==> flow/design.v <==
`timescale 1ns / 1ps
module pipelined(
    input  wire              clk,
    input  wire              rst,
    input  wire              in_valid,
    output wire              in_ready,
    input  wire signed [15:0] a,
    input  wire signed [15:0] b,
    input  wire signed [15:0] c,
    input  wire signed [15:0] d,
    input  wire signed [15:0] e,
    output reg               out_valid,
    input  wire              out_ready,
    output reg signed [31:0]  y
);
    wire s3_ready_in;
    wire s2_ready_in;
    wire s1_ready_in;
    assign s3_ready_in = (~out_valid) || (out_valid && out_ready);
    assign s2_ready_in = (~s2_valid)  || (s2_valid  && s3_ready_in);
    assign s1_ready_in = (~s1_valid)  || (s1_valid  && s2_ready_in);
    assign in_ready = s1_ready_in;
    wire in_send = in_valid && in_ready;
    reg signed [31:0] s1_p1;
    reg signed [31:0] s1_p2;
    reg signed [15:0] s1_e;
    reg               s1_valid;
    always @(posedge clk) begin
        if (rst) begin
            s1_valid <= 1'b0;
            s1_p1    <= 32'sd0;
            s1_p2    <= 32'sd0;
            s1_e     <= 16'sd0;
        end else if (s1_ready_in) begin
            s1_valid <= in_send;
            if (in_send) begin
                s1_p1 <= $signed(a) * $signed(b);
                s1_p2 <= $signed(c) * $signed(d);
                s1_e  <= e;
            end
        end
    end
    reg signed [31:0] s2_s;
    reg signed [15:0] s2_e;
    reg               s2_valid;
    always @(posedge clk) begin
        if (rst) begin
            s2_valid <= 1'b0;
            s2_s     <= 32'sd0;
            s2_e     <= 16'sd0;
        end else if (s2_ready_in) begin
            s2_valid <= s1_valid;
            if (s1_valid) begin
                s2_s <= s1_p1 + s1_p2;
                s2_e <= s1_e;
            end
        end
    end
    always @(posedge clk) begin
        if (rst) begin
            out_valid <= 1'b0;
            y         <= 32'sd0;
        end else if (s3_ready_in) begin
            out_valid <= s2_valid;
            if (s2_valid) begin
                y <= s2_s + $signed(s2_e);
            end
        end
    end
endmodule
Lab notebook: pipelined

======== Step by step through the tools: pipelined ========
Tool output for the design above before and after an edit, in the order of the flow.
"before" refers to lines of the RTL above, "after" to lines of the edited file.
"difference" is "after" less "before", of the values as shown.
Operators: Yosys type, input widths -> output width; for muxes data width and select width s.
Library cell names are shortened.
The mark -- stands for no value.
set-up
  top ..................................... pipelined
  clock port .............................. clk
  library ................................. sky130hd
  library corner .......................... tt_025C_1v80

======== The edit ========
The edit as a unified diff against the file above.
The edit is scripted: it alters the design's behaviour and was not made to optimise anything.
begin of diff
@@ -9,9 +9,11 @@
     input  wire signed [15:0] c,
     input  wire signed [15:0] d,
-    input  wire signed [15:0] e,
+    input  wire signed [15:0] e_pin,
     output reg               out_valid,
     input  wire              out_ready,
     output reg signed [31:0]  y
 );
+    reg signed [15:0] e;
+    always @(posedge clk) e <= e_pin;
     wire s3_ready_in;
     wire s2_ready_in;
end of diff

======== Elaborated design ========
Source: Yosys, flattened and elaborated, memories not mapped. Widths are those after wreduce. Registers that Yosys merges into a memory's read port (data or address) are not register bits. Print and check cells do not count. Equal cells are merged and count once.
word-level totals
  what                             before  after  difference
  bits in registers                163     179    +16
  latch bits                       0       0      0
  bits in writable memories        0       0      0
  memory bits (read-only)          0       0      0
  word width x clocked read ports  0       0      0
  memories                         0       0      0
  input bits                       84      84     0
  output and inout bits            34      34     0
  word-level cells                 26      27     +1
cells by class
  what                              before  after  difference
  $add $sub $neg                    2       2      0
  multipliers                       2       2      0
  div/mod/pow operators             0       0      0
  order comparisons                 0       0      0
  equality and inequality tests     0       0      0
  shift-type cells                  0       0      0
  multiplexer cells                 0       0      0
  bitwise gates (word level)        3       3      0
  reductions and logical operators  10      10     0
Unchanged operator kinds not shown: 7.

======== Depth ========
Depth = most cells in a row (Yosys ltp): at word level without a register or memory, in the mapped netlist without a sequential cell, where the memories' decode and read muxes count.
depth
  what                          before  after  difference
  depth in word-level cells     8       8      0
  ABC_AREA                      0       0      --
  depth in mapped cells         24      24     0
  mapped depth without buffers  22      22     0

======== Synthesis result ========
The flow's flattened synthesis, as Yosys stat reports it; memories are mapped. The netlist is that of the ABC_AREA named above (0 if unset); the other value can give another one.
cells by type
  cell      before  after  difference
  nand2_1   476     507    +31
  o21ai_0   77      50     -27
  o21ai_1   1       24     +23
  nor3_1    39      20     -19
  nor2_1    94      111    +17
  dfxtp_1   163     179    +16
  a21oi_1   198     213    +15
  xnor2_1   66      81     +15
  nor4b_1   14      3      -11
  or3_1     16      7      -9
  nor2b_1   21      13     -8
  inv_1     596     589    -7
  o211ai_1  12      5      -7
  a21boi_0  10      3      -7
  o31ai_1   10      3      -7
  clkbuf_1  113     118    +5
  a211oi_1  20      25     +5
  a21boi_1  0       5      +5
Unchanged cell types not shown: 11.
Not every row of either side is listed.
synthesis totals
  what                              before   after    difference
  standard cells after synthesis    3245     3250     +5
  cell area after synthesis (um^2)  28169.5  28325.9  +156.4
  sequential area (um^2)            3263.1   3583.4   +320.3
  flip-flops                        163      179      +16
  buffer cells                      122      123      +1

======== Path before layout ========
OpenSTA on the mapped netlist: ideal clock, no wires. The path of least setup slack (recovery checks aside). Input and output delay are each 20% of the period. Register names are those of the netlist, which keeps one name where synthesis merged equal registers.
path post-synthesis
  what                               before              after               difference
  kind                               input to register   input to register   --
  start point                        input b[7]          input a[15]         --
  end point                          register s1_p1[29]  register s1_p1[29]  --
  period (ns)                        8.0                 8.0                 0.0
  external input delay (ns)          1.600               1.600               0.000
  setup time (ns)                    0.074               0.062               -0.012
  launch time at the first pin (ns)  1.600               1.600               0.000
  data arrival time (ns)             7.353               7.209               -0.144
  data required time (ns)            7.926               7.938               +0.012
  setup slack (ns)                   0.572               0.728               +0.156
  path delay (ns)                    5.827               5.671               -0.156
  stages on the path                 23                  21                  -2
  path buffers                       1                   1                   0
  synthesis period reached (ns)      7.428               7.272               -0.156
"path delay" = arrival - input delay + setup time.
"stages on the path": output pins that drive a net of the path, with the launching flip-flop's if there is one; two outputs of one cell count as two.
"synthesis period reached" = period - worst setup slack (recovery checks aside). The figure is calculated, with input and output delays left at 20% of the set period.
Between the ends stands the longest chain of elaborated cells between them, by number of cells; it is not shown to be the way that was timed. Of several equally long chains one is given.
A line is the first line of the expression or statement that the cell stems from. Yosys adds cells for indexed reads and writes and turns some case tables into memories.
on the way, post-synthesis, before
  path through ............................ clkbuf_1 nand2_1 fa_1 inv_1 fa_1 inv_1 fa_1 inv_1 fa_1 fa_1 inv_1 fa_1 inv_1 ha_1 and3_1 and3_1 o31ai_1 a21oi_2 nor3_2 o31ai_1 o31a_1 or4b_1 a31oi_1
  cells in the longest elaborated chain ... 1
  elaborated cells on any way between the ends .. 1
  RTL lines with such cells ............... 1
  those cells by class .................... 1 x mul
RTL lines, path post-synthesis, before
  what            RTL line  text
  from (decl)     8         input  wire signed [15:0] b,
  $mul 16x16->32  37        s1_p1 <= $signed(a) * $signed(b);
  to (assign)     31        s1_p1    <= 32'sd0;
  to (assign)     37
  to (decl)       24        reg signed [31:0] s1_p1;
on the way, post-synthesis, after
  path through ............................ clkbuf_1 nand2_1 inv_1 fa_1 fa_1 inv_1 fa_1 fa_1 fa_1 fa_1 inv_1 ha_1 and3_1 nand2_1 nor2_1 o311ai_0 o211a_1 o21ai_1 a31oi_1 or4_1 nand3_1
  cells in the longest elaborated chain ... 1
  elaborated cells on any way between the ends .. 1
  RTL lines with such cells ............... 1
  those cells by class .................... 1 x mul
RTL lines, path post-synthesis, after
  what            RTL line  text
  from (decl)     7         input  wire signed [15:0] a,
  $mul 16x16->32  39        s1_p1 <= $signed(a) * $signed(b);
  to (assign)     33        s1_p1    <= 32'sd0;
  to (assign)     39
  to (decl)       26        reg signed [31:0] s1_p1;

======== Worst path after layout ========
From the final timing report of each run of pair A: the path of least setup slack in the routed layout; clock arrival at registers is part of the times.
path post-layout
  what                               before              after               difference
  kind                               input to register   input to register   --
  start point                        input a[5]          input b[8]          --
  end point                          register s1_p1[29]  register s1_p1[23]  --
  period (ns)                        7.79                7.79                0.00
  external input delay (ns)          1.56                1.56                0.00
  setup time (ns)                    0.07                0.11                +0.04
  launch time at the first pin (ns)  1.56                1.56                0.00
  data arrival time (ns)             7.92                7.71                -0.21
  data required time (ns)            8.16                8.12                -0.04
  setup slack (ns)                   0.24                0.41                +0.17
  stages on the path                 24                  22                  -2
  path buffers                       4                   2                   -2
Between the ends stands the longest chain of elaborated cells between them, by number of cells; it is not shown to be the way that was timed. Of several equally long chains one is given.
on the way, post-layout, before
  path through ............................ clkdlybuf4s50_1 buf_6 buf_4 and2_1 fa_1 inv_2 fa_1 inv_1 fa_1 fa_1 fa_1 inv_1 fa_1 inv_1 ha_1 or3_1 o31ai_2 buf_4 a21oi_2 nor3_2 o31ai_2 o31a_1 or4b_1 a31oi_1
  cells in the longest elaborated chain ... 1
  elaborated cells on any way between the ends .. 1
  RTL lines with such cells ............... 1
  those cells by class .................... 1 x mul
RTL lines, path post-layout, before
  what            RTL line  text
  from (decl)     7         input  wire signed [15:0] a,
  $mul 16x16->32  37        s1_p1 <= $signed(a) * $signed(b);
  to (assign)     31        s1_p1    <= 32'sd0;
  to (assign)     37
  to (decl)       24        reg signed [31:0] s1_p1;
on the way, post-layout, after
  path through ............................ clkdlybuf4s50_1 buf_4 nand2_1 fa_1 inv_1 fa_1 fa_1 fa_1 fa_1 inv_1 fa_1 inv_1 ha_1 o21ai_0 nor2_1 or4_1 a221oi_1 o21ai_1 a21o_1 a21oi_1 xor2_1 o21ai_1
  cells in the longest elaborated chain ... 1
  elaborated cells on any way between the ends .. 1
  RTL lines with such cells ............... 1
  those cells by class .................... 1 x mul
RTL lines, path post-layout, after
  what            RTL line  text
  from (decl)     8         input  wire signed [15:0] b,
  $mul 16x16->32  39        s1_p1 <= $signed(a) * $signed(b);
  to (assign)     33        s1_p1    <= 32'sd0;
  to (assign)     39
  to (decl)       26        reg signed [31:0] s1_p1;

======== Flow runs ========
Runs of the flow (Yosys, OpenROAD) on both versions; the two runs of a pair have the same settings. The constraints put input and output delay at 20% of the set period each and load the outputs with 0.01 pF.
settings, pair A
  period_ns ............................... 7.79
  CAP_MARGIN .............................. 20
  CORE_MARGIN ............................. 2
  CORE_UTILIZATION ........................ 40
  SLEW_MARGIN ............................. 20
final reports, pair A
  what                                    before   after    difference
  post-synthesis cell area (um^2)         28169.5  28325.9  +156.4
  area inside the die boundary (um^2)     72562.9  72959.4  +396.5
  standard-cell area after layout (um^2)  32338.5  32180.9  -157.6
  worst slack on setup checks (ns)        0.240    0.414    +0.174
  post-route setup TNS (ns)               0.000    0.000    0.000
  post-route worst hold slack (ns)        0.449    0.436    -0.013
  clock period reached (ns)               7.550    7.376    -0.174
settings, pair B
  CAP_MARGIN .............................. 0
  CELL_PAD_IN_SITES_GLOBAL_PLACEMENT ...... 0
  CORE_UTILIZATION ........................ 52
  MAX_ROUTING_LAYER ....................... met4
  PLACE_DENSITY_LB_ADDON .................. 0.25
  SETUP_SLACK_MARGIN ...................... 0.91
  TNS_END_PERCENT ......................... 55
  period_ns ............................... 4.52
  CORE_MARGIN ............................. 2
  SLEW_MARGIN ............................. 20
final reports, pair B
  what                                    before   after    difference
  post-synthesis cell area (um^2)         28169.5  28325.9  +156.4
  area inside the die boundary (um^2)     56050.6  56356.4  +305.8
  standard-cell area after layout (um^2)  35285.1  36122.1  +837.0
  worst slack on setup checks (ns)        -1.814   -1.612   +0.202
  post-route setup TNS (ns)               -60.448  -57.784  +2.664
  post-route worst hold slack (ns)        0.450    0.437    -0.013
  clock period reached (ns)               6.334    6.132    -0.202
"clock period reached" = clock period - worst setup slack. The figure is calculated, with input and output delays left at 20% of the set period.
